==> flow/design.v <==
`timescale 1ns / 1ps
module RNG(
    input               CLK,
    input               RST,
    input               RND_IN,
    output reg [7:0]    OUT,
    output reg          WE,
    input               FULL
);
reg [7:0]           RND_DAT;
reg [2:0]           RND_SHIFT;
reg                 RND_CNT;
reg [15:0]          start;
reg                 tog;
reg                 rd;
reg                 rd_ok;
reg                 init;
reg [63:0]          l0_0;
reg [64:0]          l0_1;
reg [65:0]          l0_2;
reg [63:0]          l1_0;
reg [64:0]          l1_1;
reg [65:0]          l1_2;
reg [63:0]          l2_0;
reg [64:0]          l2_1;
reg [65:0]          l2_2;
reg [63:0]          l3_0;
reg [64:0]          l3_1;
reg [65:0]          l3_2;
reg [63:0]          l4_0;
reg [64:0]          l4_1;
reg [65:0]          l4_2;
reg [63:0]          l5_0;
reg [64:0]          l5_1;
reg [65:0]          l5_2;
reg [63:0]          l6_0;
reg [64:0]          l6_1;
reg [65:0]          l6_2;
reg [63:0]          l7_0;
reg [64:0]          l7_1;
reg [65:0]          l7_2;
reg [15:0]          i_cnt;
reg [3:0]           upd;
always @(posedge CLK)
begin
    if (!RST) begin
        rd_ok <= 0;
        i_cnt <= 0;
        init <= 0;
        upd <= 0;
        WE <= 0;
    end else begin
        if (init == 0) begin
            rd_ok <= 0;
            if (i_cnt == 208)
                init = 1;
            else if (rd == 1) begin
                rd_ok <= 1;
                i_cnt <= i_cnt + 1;
                case (i_cnt)
                    0:   l0_0[7:0]   <= RND_DAT;
                    1:   l0_0[15:8]  <= RND_DAT;
                    2:   l0_0[23:16] <= RND_DAT;
                    3:   l0_0[31:24] <= RND_DAT;
                    4:   l0_0[39:32] <= RND_DAT;
                    5:   l0_0[47:40] <= RND_DAT;
                    6:   l0_0[55:48] <= RND_DAT;
                    7:   l0_0[63:56] <= RND_DAT;
                    8:   l0_1[7:0]   <= RND_DAT;
                    9:   l0_1[15:8]  <= RND_DAT;
                    10:  l0_1[23:16] <= RND_DAT;
                    11:  l0_1[31:24] <= RND_DAT;
                    12:  l0_1[39:32] <= RND_DAT;
                    13:  l0_1[47:40] <= RND_DAT;
                    14:  l0_1[55:48] <= RND_DAT;
                    15:  l0_1[63:56] <= RND_DAT;
                    16:  l0_1[64]    <= RND_DAT[3];
                    17:  l0_2[7:0]   <= RND_DAT;
                    18:  l0_2[15:8]  <= RND_DAT;
                    19:  l0_2[23:16] <= RND_DAT;
                    20:  l0_2[31:24] <= RND_DAT;
                    21:  l0_2[39:32] <= RND_DAT;
                    22:  l0_2[47:40] <= RND_DAT;
                    23:  l0_2[55:48] <= RND_DAT;
                    24:  l0_2[63:56] <= RND_DAT;
                    25:  l0_2[65:64] <= RND_DAT[5:4];
                    26:  l1_0[7:0]   <= RND_DAT;
                    27:  l1_0[15:8]  <= RND_DAT;
                    28:  l1_0[23:16] <= RND_DAT;
                    29:  l1_0[31:24] <= RND_DAT;
                    30:  l1_0[39:32] <= RND_DAT;
                    31:  l1_0[47:40] <= RND_DAT;
                    32:  l1_0[55:48] <= RND_DAT;
                    33:  l1_0[63:56] <= RND_DAT;
                    34:  l1_1[7:0]   <= RND_DAT;
                    35:  l1_1[15:8]  <= RND_DAT;
                    36:  l1_1[23:16] <= RND_DAT;
                    37:  l1_1[31:24] <= RND_DAT;
                    38:  l1_1[39:32] <= RND_DAT;
                    39:  l1_1[47:40] <= RND_DAT;
                    40:  l1_1[55:48] <= RND_DAT;
                    41:  l1_1[63:56] <= RND_DAT;
                    42:  l1_1[64]    <= RND_DAT[1];
                    43:  l1_2[7:0]   <= RND_DAT;
                    44:  l1_2[15:8]  <= RND_DAT;
                    45:  l1_2[23:16] <= RND_DAT;
                    46:  l1_2[31:24] <= RND_DAT;
                    47:  l1_2[39:32] <= RND_DAT;
                    48:  l1_2[47:40] <= RND_DAT;
                    49:  l1_2[55:48] <= RND_DAT;
                    50:  l1_2[63:56] <= RND_DAT;
                    51:  l1_2[65:64] <= RND_DAT[7:6];
                    52:  l2_0[7:0]   <= RND_DAT;
                    53:  l2_0[15:8]  <= RND_DAT;
                    54:  l2_0[23:16] <= RND_DAT;
                    55:  l2_0[31:24] <= RND_DAT;
                    56:  l2_0[39:32] <= RND_DAT;
                    57:  l2_0[47:40] <= RND_DAT;
                    58:  l2_0[55:48] <= RND_DAT;
                    59:  l2_0[63:56] <= RND_DAT;
                    60:  l2_1[7:0]   <= RND_DAT;
                    61:  l2_1[15:8]  <= RND_DAT;
                    62:  l2_1[23:16] <= RND_DAT;
                    63:  l2_1[31:24] <= RND_DAT;
                    64:  l2_1[39:32] <= RND_DAT;
                    65:  l2_1[47:40] <= RND_DAT;
                    66:  l2_1[55:48] <= RND_DAT;
                    67:  l2_1[63:56] <= RND_DAT;
                    68:  l2_1[64]    <= RND_DAT[0];
                    69:  l2_2[7:0]   <= RND_DAT;
                    70:  l2_2[15:8]  <= RND_DAT;
                    71:  l2_2[23:16] <= RND_DAT;
                    72:  l2_2[31:24] <= RND_DAT;
                    73:  l2_2[39:32] <= RND_DAT;
                    74:  l2_2[47:40] <= RND_DAT;
                    75:  l2_2[55:48] <= RND_DAT;
                    76:  l2_2[63:56] <= RND_DAT;
                    77:  l2_2[65:64] <= RND_DAT[3:2];
                    78:  l3_0[7:0]   <= RND_DAT;
                    79:  l3_0[15:8]  <= RND_DAT;
                    80:  l3_0[23:16] <= RND_DAT;
                    81:  l3_0[31:24] <= RND_DAT;
                    82:  l3_0[39:32] <= RND_DAT;
                    83:  l3_0[47:40] <= RND_DAT;
                    84:  l3_0[55:48] <= RND_DAT;
                    85:  l3_0[63:56] <= RND_DAT;
                    86:  l3_1[7:0]   <= RND_DAT;
                    87:  l3_1[15:8]  <= RND_DAT;
                    88:  l3_1[23:16] <= RND_DAT;
                    89:  l3_1[31:24] <= RND_DAT;
                    90:  l3_1[39:32] <= RND_DAT;
                    91:  l3_1[47:40] <= RND_DAT;
                    92:  l3_1[55:48] <= RND_DAT;
                    93:  l3_1[63:56] <= RND_DAT;
                    94:  l3_1[64]    <= RND_DAT[7];
                    95:  l3_2[7:0]   <= RND_DAT;
                    96:  l3_2[15:8]  <= RND_DAT;
                    97:  l3_2[23:16] <= RND_DAT;
                    98:  l3_2[31:24] <= RND_DAT;
                    99:  l3_2[39:32] <= RND_DAT;
                    100: l3_2[47:40] <= RND_DAT;
                    101: l3_2[55:48] <= RND_DAT;
                    102: l3_2[63:56] <= RND_DAT;
                    103: l3_2[65:64] <= RND_DAT[1:0];
                    104:  l4_0[7:0]   <= RND_DAT;
                    105: l4_0[15:8]  <= RND_DAT;
                    106: l4_0[23:16] <= RND_DAT;
                    107: l4_0[31:24] <= RND_DAT;
                    108: l4_0[39:32] <= RND_DAT;
                    109: l4_0[47:40] <= RND_DAT;
                    110: l4_0[55:48] <= RND_DAT;
                    111: l4_0[63:56] <= RND_DAT;
                    112: l4_1[7:0]   <= RND_DAT;
                    113: l4_1[15:8]  <= RND_DAT;
                    114: l4_1[23:16] <= RND_DAT;
                    115: l4_1[31:24] <= RND_DAT;
                    116: l4_1[39:32] <= RND_DAT;
                    117: l4_1[47:40] <= RND_DAT;
                    118: l4_1[55:48] <= RND_DAT;
                    119: l4_1[63:56] <= RND_DAT;
                    120: l4_1[64]    <= RND_DAT[3];
                    121: l4_2[7:0]   <= RND_DAT;
                    122: l4_2[15:8]  <= RND_DAT;
                    123: l4_2[23:16] <= RND_DAT;
                    124: l4_2[31:24] <= RND_DAT;
                    125: l4_2[39:32] <= RND_DAT;
                    126: l4_2[47:40] <= RND_DAT;
                    127: l4_2[55:48] <= RND_DAT;
                    128: l4_2[63:56] <= RND_DAT;
                    129: l4_2[65:64] <= RND_DAT[5:4];
                    130: l5_0[7:0]   <= RND_DAT;
                    131: l5_0[15:8]  <= RND_DAT;
                    132: l5_0[23:16] <= RND_DAT;
                    133: l5_0[31:24] <= RND_DAT;
                    134: l5_0[39:32] <= RND_DAT;
                    135: l5_0[47:40] <= RND_DAT;
                    136: l5_0[55:48] <= RND_DAT;
                    137: l5_0[63:56] <= RND_DAT;
                    138: l5_1[7:0]   <= RND_DAT;
                    139: l5_1[15:8]  <= RND_DAT;
                    140: l5_1[23:16] <= RND_DAT;
                    141: l5_1[31:24] <= RND_DAT;
                    142: l5_1[39:32] <= RND_DAT;
                    143: l5_1[47:40] <= RND_DAT;
                    144: l5_1[55:48] <= RND_DAT;
                    145: l5_1[63:56] <= RND_DAT;
                    146: l5_1[64]    <= RND_DAT[1];
                    147: l5_2[7:0]   <= RND_DAT;
                    148: l5_2[15:8]  <= RND_DAT;
                    149: l5_2[23:16] <= RND_DAT;
                    150: l5_2[31:24] <= RND_DAT;
                    151: l5_2[39:32] <= RND_DAT;
                    152: l5_2[47:40] <= RND_DAT;
                    153: l5_2[55:48] <= RND_DAT;
                    154: l5_2[63:56] <= RND_DAT;
                    155: l5_2[65:64] <= RND_DAT[7:6];
                    156: l6_0[7:0]   <= RND_DAT;
                    157: l6_0[15:8]  <= RND_DAT;
                    158: l6_0[23:16] <= RND_DAT;
                    159: l6_0[31:24] <= RND_DAT;
                    160: l6_0[39:32] <= RND_DAT;
                    161: l6_0[47:40] <= RND_DAT;
                    162: l6_0[55:48] <= RND_DAT;
                    163: l6_0[63:56] <= RND_DAT;
                    164: l6_1[7:0]   <= RND_DAT;
                    165: l6_1[15:8]  <= RND_DAT;
                    166: l6_1[23:16] <= RND_DAT;
                    167: l6_1[31:24] <= RND_DAT;
                    168: l6_1[39:32] <= RND_DAT;
                    169: l6_1[47:40] <= RND_DAT;
                    170: l6_1[55:48] <= RND_DAT;
                    171: l6_1[63:56] <= RND_DAT;
                    172: l6_1[64]    <= RND_DAT[0];
                    173: l6_2[7:0]   <= RND_DAT;
                    174: l6_2[15:8]  <= RND_DAT;
                    175: l6_2[23:16] <= RND_DAT;
                    176: l6_2[31:24] <= RND_DAT;
                    177: l6_2[39:32] <= RND_DAT;
                    178: l6_2[47:40] <= RND_DAT;
                    179: l6_2[55:48] <= RND_DAT;
                    180: l6_2[63:56] <= RND_DAT;
                    181: l6_2[65:64] <= RND_DAT[3:2];
                    182: l7_0[7:0]   <= RND_DAT;
                    183: l7_0[15:8]  <= RND_DAT;
                    184: l7_0[23:16] <= RND_DAT;
                    185: l7_0[31:24] <= RND_DAT;
                    186: l7_0[39:32] <= RND_DAT;
                    187: l7_0[47:40] <= RND_DAT;
                    188: l7_0[55:48] <= RND_DAT;
                    189: l7_0[63:56] <= RND_DAT;
                    190: l7_1[7:0]   <= RND_DAT;
                    191: l7_1[15:8]  <= RND_DAT;
                    192: l7_1[23:16] <= RND_DAT;
                    193: l7_1[31:24] <= RND_DAT;
                    194: l7_1[39:32] <= RND_DAT;
                    195: l7_1[47:40] <= RND_DAT;
                    196: l7_1[55:48] <= RND_DAT;
                    197: l7_1[63:56] <= RND_DAT;
                    198: l7_1[64]    <= RND_DAT[7];
                    199: l7_2[7:0]   <= RND_DAT;
                    200: l7_2[15:8]  <= RND_DAT;
                    201: l7_2[23:16] <= RND_DAT;
                    202: l7_2[31:24] <= RND_DAT;
                    203: l7_2[39:32] <= RND_DAT;
                    204: l7_2[47:40] <= RND_DAT;
                    205: l7_2[55:48] <= RND_DAT;
                    206: l7_2[63:56] <= RND_DAT;
                    207: l7_2[65:64] <= RND_DAT[1:0];
                endcase
            end
        end else begin
            rd_ok <= 0;
            WE <= 0;
            if (FULL == 0) begin
                WE <= 1;
                OUT <= { l7_0[0] ^ l7_1[0], l6_0[0] ^ l6_1[0], l5_0[0] ^ l5_1[0], l4_0[0] ^ l4_1[0], l3_0[0] ^ l3_1[0], l2_0[0] ^ l2_1[0], l1_0[0] ^ l1_1[0], l0_0[0] ^ l0_1[0]};
                l7_2 <= (l7_2 >> 1) | ((l7_2[0] ^ l7_2[1] ^ l7_2[9] ^ l7_2[10]) << 65);
                l6_2 <= (l6_2 >> 1) | ((l6_2[0] ^ l6_2[1] ^ l6_2[9] ^ l6_2[10]) << 65);
                l5_2 <= (l5_2 >> 1) | ((l5_2[0] ^ l5_2[1] ^ l5_2[9] ^ l5_2[10]) << 65);
                l4_2 <= (l4_2 >> 1) | ((l4_2[0] ^ l4_2[1] ^ l4_2[9] ^ l4_2[10]) << 65);
                l3_2 <= (l3_2 >> 1) | ((l3_2[0] ^ l3_2[1] ^ l3_2[9] ^ l3_2[10]) << 65);
                l2_2 <= (l2_2 >> 1) | ((l2_2[0] ^ l2_2[1] ^ l2_2[9] ^ l2_2[10]) << 65);
                l1_2 <= (l1_2 >> 1) | ((l1_2[0] ^ l1_2[1] ^ l1_2[9] ^ l1_2[10]) << 65);
                l0_2 <= (l0_2 >> 1) | ((l0_2[0] ^ l0_2[1] ^ l0_2[9] ^ l0_2[10]) << 65);
                if (l7_2[0] == 0)
                    l7_0 <= (l7_0 >> 1) | ((l7_0[0] ^ l7_0[1] ^ l7_0[3] ^ l7_0[4]) << 63);
                else
                    l7_1 <= (l7_1 >> 1) | ((l7_1[0] ^ l7_1[18]) << 64);
                if (l6_2[0] == 0)
                    l6_0 <= (l6_0 >> 1) | ((l6_0[0] ^ l6_0[1] ^ l6_0[3] ^ l6_0[4]) << 63);
                else
                    l6_1 <= (l6_1 >> 1) | ((l6_1[0] ^ l6_1[18]) << 64);
                if (l5_2[0] == 0)
                    l5_0 <= (l5_0 >> 1) | ((l5_0[0] ^ l5_0[1] ^ l5_0[3] ^ l5_0[4]) << 63);
                else
                    l5_1 <= (l5_1 >> 1) | ((l5_1[0] ^ l5_1[18]) << 64);
                if (l4_2[0] == 0)
                    l4_0 <= (l4_0 >> 1) | ((l4_0[0] ^ l4_0[1] ^ l4_0[3] ^ l4_0[4]) << 63);
                else
                    l4_1 <= (l4_1 >> 1) | ((l4_1[0] ^ l4_1[18]) << 64);
                if (l3_2[0] == 0)
                    l3_0 <= (l3_0 >> 1) | ((l3_0[0] ^ l3_0[1] ^ l3_0[3] ^ l3_0[4]) << 63);
                else
                    l3_1 <= (l3_1 >> 1) | ((l3_1[0] ^ l3_1[18]) << 64);
                if (l2_2[0] == 0)
                    l2_0 <= (l2_0 >> 1) | ((l2_0[0] ^ l2_0[1] ^ l2_0[3] ^ l2_0[4]) << 63);
                else
                    l2_1 <= (l2_1 >> 1) | ((l2_1[0] ^ l2_1[18]) << 64);
                if (l1_2[0] == 0)
                    l1_0 <= (l1_0 >> 1) | ((l1_0[0] ^ l1_0[1] ^ l1_0[3] ^ l1_0[4]) << 63);
                else
                    l1_1 <= (l1_1 >> 1) | ((l1_1[0] ^ l1_1[18]) << 64);
                if (l0_2[0] == 0)
                    l0_0 <= (l0_0 >> 1) | ((l0_0[0] ^ l0_0[1] ^ l0_0[3] ^ l0_0[4]) << 63);
                else
                    l0_1 <= (l0_1 >> 1) | ((l0_1[0] ^ l0_1[18]) << 64);
            end else begin
                if (rd == 1) begin
                    rd_ok <= 1;
                    upd <= upd + 1;
                    case (upd)
                        0:  l0_0[9:2] <= RND_DAT;
                        1:  l1_0[9:2] <= RND_DAT;
                        2:  l2_0[9:2] <= RND_DAT;
                        3:  l3_0[9:2] <= RND_DAT;
                        4:  l4_0[9:2] <= RND_DAT;
                        5:  l5_0[9:2] <= RND_DAT;
                        6:  l6_0[9:2] <= RND_DAT;
                        7:  l7_0[9:2] <= RND_DAT;
                        8:  l0_1[9:2] <= RND_DAT;
                        9:  l1_1[9:2] <= RND_DAT;
                        10: l2_1[9:2] <= RND_DAT;
                        11: l3_1[9:2] <= RND_DAT;
                        12: l4_1[9:2] <= RND_DAT;
                        13: l5_1[9:2] <= RND_DAT;
                        14: l6_1[9:2] <= RND_DAT;
                        15: l7_1[9:2] <= RND_DAT;
                    endcase
                end
            end
        end
    end
end
always @(posedge CLK)
begin
    if (!RST) begin
        RND_SHIFT <= 0;
        start <= 0;
        tog <= 0;
        rd <= 0;
        RND_CNT <= 0;
        RND_DAT <= 0;
    end else begin
        RND_CNT <= !RND_CNT;
        if (rd_ok)
            rd <= 0;
        if (RND_IN == 0) begin
            tog <= 0;
        end else if (tog == 0) begin
            tog <= 1;
            RND_SHIFT <= RND_SHIFT + 1;
            RND_DAT[RND_SHIFT] <= RND_DAT[RND_SHIFT] ^ RND_CNT;
            if (RND_SHIFT == 0) begin
                if (start < 1024)
                    start <= start + 1;
                else begin
                    rd <= 1;
                end
            end
        end
    end
end
endmodule
Appendix: tool output

## Step by step through the tools: RNG

Each step is given for the RTL above and for the edited RTL.
Lines under "unedited" count in the file above, lines under "edited" in the edited file.
"change": "edited" minus "unedited" as printed here. "rel. change": 100 x difference / "unedited".
Operators carry their Yosys type and port widths (W data, S select, Z words).
Cell names lack the library's common part.
Not given: n/a

| inputs | value |
|---|---|
| top | RNG |
| clock | CLK |
| cell library | sky130hd |
| library corner | tt_025C_1v80 |

## The edit

The edit as a unified diff against the file above.
A script made this edit. It changes what the design does and was not meant as an optimisation.

```diff
@@ -323,5 +323,4 @@
                         1:  l1_0[9:2] <= RND_DAT;
                         2:  l2_0[9:2] <= RND_DAT;
-                        3:  l3_0[9:2] <= RND_DAT;
                         4:  l4_0[9:2] <= RND_DAT;
                         5:  l5_0[9:2] <= RND_DAT;
```

## Word level

Source: Yosys, flattened and elaborated, memories not mapped. Widths are those after wreduce. Registers that Yosys merges into a memory's read port (data or address) are not register bits. Print and check cells do not count. Equal cells are merged and count once.

Bit counts:

| what | unedited | edited | change | rel. change (%) |
|---|---|---|---|---|
| flip-flop bits (word level) | 1621 | 1621 | 0 | 0.00 |
| bits in latches | 0 | 0 | 0 | n/a |
| RAM bits | 0 | 0 | 0 | n/a |
| bits in read-only memories | 0 | 0 | 0 | n/a |
| word width x clocked read ports | 0 | 0 | 0 | n/a |
| memory cells | 0 | 0 | 0 | n/a |

Cells by class:

| what | unedited | edited | change | rel. change (%) |
|---|---|---|---|---|
| add/subtract/negate cells | 5 | 5 | 0 | 0.00 |
| multipliers | 0 | 0 | 0 | n/a |
| div/mod/pow operators | 0 | 0 | 0 | n/a |
| order comparisons | 1 | 1 | 0 | 0.00 |
| eq/ne operators | 274 | 271 | -3 | -1.09 |
| shift operators | 3 | 3 | 0 | 0.00 |
| multiplexer cells | 1444 | 1428 | -16 | -1.11 |
| bitwise operators | 96 | 96 | 0 | 0.00 |
| reduce/logical cells | 459 | 457 | -2 | -0.44 |

Operators by type and width:

| operator | unedited | edited | change | rel. change (%) |
|---|---|---|---|---|
| $mux W2 | 264 | 250 | -14 | -5.30 |
| $mux W6 | 224 | 210 | -14 | -6.25 |
| $mux W8 | 896 | 908 | +12 | +1.34 |
| $reduce_and A7 Y1 | 32 | 30 | -2 | -6.25 |
| $ne A3 B2 Y1 const B | 24 | 23 | -1 | -4.17 |
| $ne A3 B3 Y1 const B | 8 | 7 | -1 | -12.50 |
| $eq A4 B2 Y1 const B | 2 | 1 | -1 | -50.00 |

Operator kinds equal on both sides are left out: 40.

## Logic depth

Yosys ltp: most cells in a row. Word level: on the elaborated netlist, between registers, memories and ports. Mapped: between sequential cells and ports; inverters and the memories' decode and read muxes count.

Logic depth:

| what | unedited | edited | change | rel. change (%) |
|---|---|---|---|---|
| depth in word-level cells | 7 | 7 | 0 | 0.00 |
| ABC_AREA | 0 | 0 | n/a | n/a |
| mapped depth | 8 | 9 | +1 | +12.50 |

## Mapped cells and area

Source: synth_stat.txt of the flow (Yosys; design flattened, memories mapped). It holds for the ABC_AREA given above (unset counts as 0); a run with the other value may have another netlist.

Cells by type:

| type | unedited | edited | change | rel. change (%) |
|---|---|---|---|---|
| a211oi_1 | 0 | 91 | +91 | n/a |
| a21oi_1 | 190 | 101 | -89 | -46.84 |
| nor2_1 | 172 | 84 | -88 | -51.16 |
| nand2_1 | 2960 | 2911 | -49 | -1.66 |
| o21ai_0 | 56 | 92 | +36 | +64.29 |
| nor3_1 | 15 | 44 | +29 | +193.33 |
| and2_1 | 54 | 79 | +25 | +46.30 |
| clkbuf_1 | 383 | 406 | +23 | +6.01 |
| buf_1 | 38 | 19 | -19 | -50.00 |
| buf_2 | 21 | 4 | -17 | -80.95 |
| o21a_1 | 28 | 17 | -11 | -39.29 |
| a31oi_1 | 11 | 1 | -10 | -90.91 |
| o31ai_1 | 2 | 12 | +10 | +500.00 |
| a21o_1 | 128 | 120 | -8 | -6.25 |
| nor4_1 | 16 | 24 | +8 | +50.00 |
| buf_4 | 2 | 10 | +8 | +400.00 |
| and3_1 | 10 | 3 | -7 | -70.00 |
| inv_1 | 22 | 28 | +6 | +27.27 |

Cell types equal on both sides are left out: 10.
Not every row of either side is listed.

Mapped netlist:

| what | unedited | edited | change | rel. change (%) |
|---|---|---|---|---|
| cells in the netlist | 5999 | 5927 | -72 | -1.20 |
| mapped area (sq um) | 66986.7 | 66864.1 | -122.6 | -0.18 |
| area of sequential cells (sq um) | 48146.2 | 48146.2 | 0.0 | 0.00 |
| mapped flip-flops | 1621 | 1621 | 0 | 0.00 |
| buffers | 444 | 439 | -5 | -1.13 |

## Worst setup path after synthesis

OpenSTA on the mapped netlist: ideal clock, no wires. The path of least setup slack (recovery checks aside). Input and output delay are each 20% of the period. Register names are those of the netlist, which keeps one name where synthesis merged equal registers.

Path post-synthesis:

| what | unedited | edited | change | rel. change (%) |
|---|---|---|---|---|
| path kind | input to register | input to register | n/a | n/a |
| start point | in FULL | in RST | n/a | n/a |
| end point | reg l0_2[48] | reg l6_1[16] | n/a | n/a |
| clock period (ps) | 5000 | 5000 | 0 | 0.00 |
| setup time (ps) | 370 | 386 | +16 | n/a |
| time at the first pin (ps) | 1000 | 1000 | 0 | 0.00 |
| data arrival time (ps) | 2392 | 2471 | +79 | +3.30 |
| data required time (ps) | 4630 | 4614 | -16 | -0.35 |
| setup slack (ps) | 2238 | 2142 | -96 | n/a |
| delay of the path (ps) | 1762 | 1857 | +95 | +5.39 |
| stages on the path | 6 | 4 | -2 | -33.33 |
| path buffers | 3 | 2 | -1 | -33.33 |
| synthesis period reached (ps) | 2762 | 2858 | +96 | +3.48 |

"delay of the path" is the arrival time less input delay plus setup time.
"stages on the path": output pins that drive a net of the path, with the launching flip-flop's if there is one; two outputs of one cell count as two.
"synthesis period reached" is the clock period less the worst setup slack; recovery checks do not enter. This is arithmetic on one report: input and output delays are still those of the set period (20% each).
The rows between start and end are the longest chain of elaborated cells between them; the timing report does not say that the signal goes this way. Where chains are equally long, one stands for them.
Each line given opens the expression or statement behind the cell; cells for indexed reads and writes are added by Yosys, which also makes memories of some case tables.
unedited: Only ways into the end's enable, where the timed path ends, are counted here.

| on the way, post-synthesis, unedited | value |
|---|---|
| cell sequence | clkbuf_1 > nor2b_1 > clkbuf_1 > clkbuf_1 > a31oi_1 > nor2_1 |
| length of the longest elaborated chain | 2 |
| elaborated cells on any way between the ends | 2 |
| RTL lines with such cells | 0 |
| classes of those cells | eq/ne: 1; reduce/logical: 1 |

Ends and longest elaborated chain, post-synthesis, unedited:

| what | line | RTL |
|---|---|---|
| start, declared | 8 | `input               FULL` |
| $ne A2 B2 Y1 | n/a |  |
| $reduce_and A5 Y1 | n/a |  |
| end, assigned | 84 | `23:  l0_2[55:48] <= RND_DAT;` |
| end, assigned | 284 | `l0_2 <= (l0_2 >> 1) \| ((l0_2[0] ^ l0_2[1] ^ l0_2[9] ^ l0_2[10]) << 65);` |
| end, declared | 20 | `reg [65:0]          l0_2;` |

| on the way, post-synthesis, edited | value |
|---|---|
| cell sequence | clkbuf_1 > clkbuf_1 > o21ai_1 > a211oi_1 |
| length of the longest elaborated chain | 1 |
| elaborated cells on any way between the ends | 1 |
| RTL lines with such cells | 0 |
| classes of those cells | reduce/logical: 1 |

Ends and longest elaborated chain, post-synthesis, edited:

| what | line | RTL |
|---|---|---|
| start, declared | 4 | `input               RST,` |
| $reduce_and A6 Y1 | n/a |  |
| end, assigned | 227 | `166: l6_1[23:16] <= RND_DAT;` |
| end, assigned | 292 | `l6_1 <= (l6_1 >> 1) \| ((l6_1[0] ^ l6_1[18]) << 64);` |
| end, declared | 37 | `reg [64:0]          l6_1;` |

## Worst path after layout

From the final timing report of each run of set A: the path of least setup slack in the routed layout; clock arrival at registers is part of the times.
The path's times are printed in steps of 10 ps; the period is the one set.

Path post-layout:

| what | unedited | edited | change | rel. change (%) |
|---|---|---|---|---|
| path kind | register to register | register to register | n/a | n/a |
| start point | reg i_cnt[8] | reg init | n/a | n/a |
| end point | reg l7_1[51] | reg l4_0[12] | n/a | n/a |
| clock period (ps) | 5000 | 5000 | 0 | 0.00 |
| setup time (ps) | 370 | 370 | 0 | n/a |
| time at the first pin (ps) | 780 | 800 | +20 | +2.56 |
| data arrival time (ps) | 3990 | 4290 | +300 | +7.52 |
| data required time (ps) | 5420 | 5440 | +20 | +0.37 |
| setup slack (ps) | 1430 | 1150 | -280 | n/a |
| stages on the path | 6 | 4 | -2 | -33.33 |
| path buffers | 1 | 1 | 0 | 0.00 |

The rows between start and end are the longest chain of elaborated cells between them; the timing report does not say that the signal goes this way. Where chains are equally long, one stands for them.
unedited: Only ways into the end's enable, where the timed path ends, are counted here.

| on the way, post-layout, unedited | value |
|---|---|
| cell sequence | dfxtp_1 > or4_1 > nor4_2 > buf_12 > nand2_1 > a21oi_1 |
| length of the longest elaborated chain | 3 |
| elaborated cells on any way between the ends | 5 |
| RTL lines with such cells | 2 |
| classes of those cells | eq/ne: 3; reduce/logical: 2 |

Ends and longest elaborated chain, post-layout, unedited:

| what | line | RTL |
|---|---|---|
| start, declared | 42 | `reg [15:0]          i_cnt;` |
| start, assigned | 48 | `i_cnt <= 0;` |
| start, assigned | 59 | `i_cnt <= i_cnt + 1;` |
| $eq A16 B8 Y1 | 60 | `case (i_cnt)` |
| $reduce_bool A2 Y1 | n/a |  |
| $reduce_and A6 Y1 | n/a |  |
| end, assigned | 257 | `196: l7_1[55:48] <= RND_DAT;` |
| end, assigned | 288 | `l7_1 <= (l7_1 >> 1) \| ((l7_1[0] ^ l7_1[18]) << 64);` |
| end, declared | 40 | `reg [64:0]          l7_1;` |

edited: Only ways into the end's enable, where the timed path ends, are counted here.

| on the way, post-layout, edited | value |
|---|---|
| cell sequence | dfxtp_4 > buf_4 > nand2_1 > a211oi_1 |
| length of the longest elaborated chain | 2 |
| elaborated cells on any way between the ends | 6 |
| RTL lines with such cells | 0 |
| classes of those cells | eq/ne: 3; reduce/logical: 3 |

Ends and longest elaborated chain, post-layout, edited:

| what | line | RTL |
|---|---|---|
| start, declared | 17 | `reg                 init;` |
| start, assigned | 49 | `init <= 0;` |
| start, assigned | 56 | `init = 1;` |
| $ne A2 B2 Y1 | n/a |  |
| $reduce_and A6 Y1 | n/a |  |
| end, assigned | 166 | `105: l4_0[15:8]  <= RND_DAT;` |
| end, assigned | 298 | `l4_0 <= (l4_0 >> 1) \| ((l4_0[0] ^ l4_0[1] ^ l4_0[3] ^ l4_0[4]) << 63);` |
| end, declared | 30 | `reg [63:0]          l4_0;` |

## Layout results

Runs of the flow (Yosys, OpenROAD) on both versions; the two runs of a pair have the same settings. The constraints put input and output delay at 20% of the set period each and load the outputs with 0.01 pF.

| settings, set A | value |
|---|---|
| CORE_UTILIZATION | 40 |
| PLACE_DENSITY | 0.6 |
| period_ns | 5.0 |
| CAP_MARGIN | 20 |
| CORE_MARGIN | 2 |
| SLEW_MARGIN | 20 |

Measured results, set A:

| what | unedited | edited | change | rel. change (%) |
|---|---|---|---|---|
| mapped cell area after synthesis (sq um) | 66986.7 | 66864.1 | -122.6 | -0.18 |
| overall die area (sq um) | 170755.0 | 170445.0 | -310.0 | -0.18 |
| utilization after layout (%) | 44.6 | 45.0 | +0.4 | n/a |
| setup slack of the critical path (ps) | 1425 | 1155 | -270 | n/a |
| total negative slack on setup checks (ps) | 0 | 0 | 0 | n/a |
| overall power (mW) | 27.145 | 27.269 | +0.124 | +0.46 |
| achieved period (ps) | 3575 | 3845 | +270 | +7.55 |

| settings, set B | value |
|---|---|
| ABC_AREA | 0 |
| CORE_UTILIZATION | 58 |
| GPL_ROUTABILITY_DRIVEN | 1 |
| GPL_TIMING_DRIVEN | 1 |
| period_ns | 2.98 |
| CAP_MARGIN | 20 |
| CORE_MARGIN | 2 |
| SLEW_MARGIN | 20 |

Measured results, set B:

| what | unedited | edited | change | rel. change (%) |
|---|---|---|---|---|
| mapped cell area after synthesis (sq um) | 66986.7 | 66864.1 | -122.6 | -0.18 |
| overall die area (sq um) | 118229.0 | 118016.0 | -213.0 | -0.18 |
| utilization after layout (%) | 65.9 | 66.7 | +0.8 | n/a |
| setup slack of the critical path (ps) | 108 | 83 | -25 | n/a |
| total negative slack on setup checks (ps) | 0 | 0 | 0 | n/a |
| overall power (mW) | 45.809 | 45.514 | -0.295 | -0.64 |
| achieved period (ps) | 2872 | 2897 | +25 | +0.87 |

"achieved period" means the clock period less the worst setup slack. The figure is calculated, with input and output delays left at 20% of the set period.
"overall power" is the tool's figure for a default switching activity; nothing was simulated.
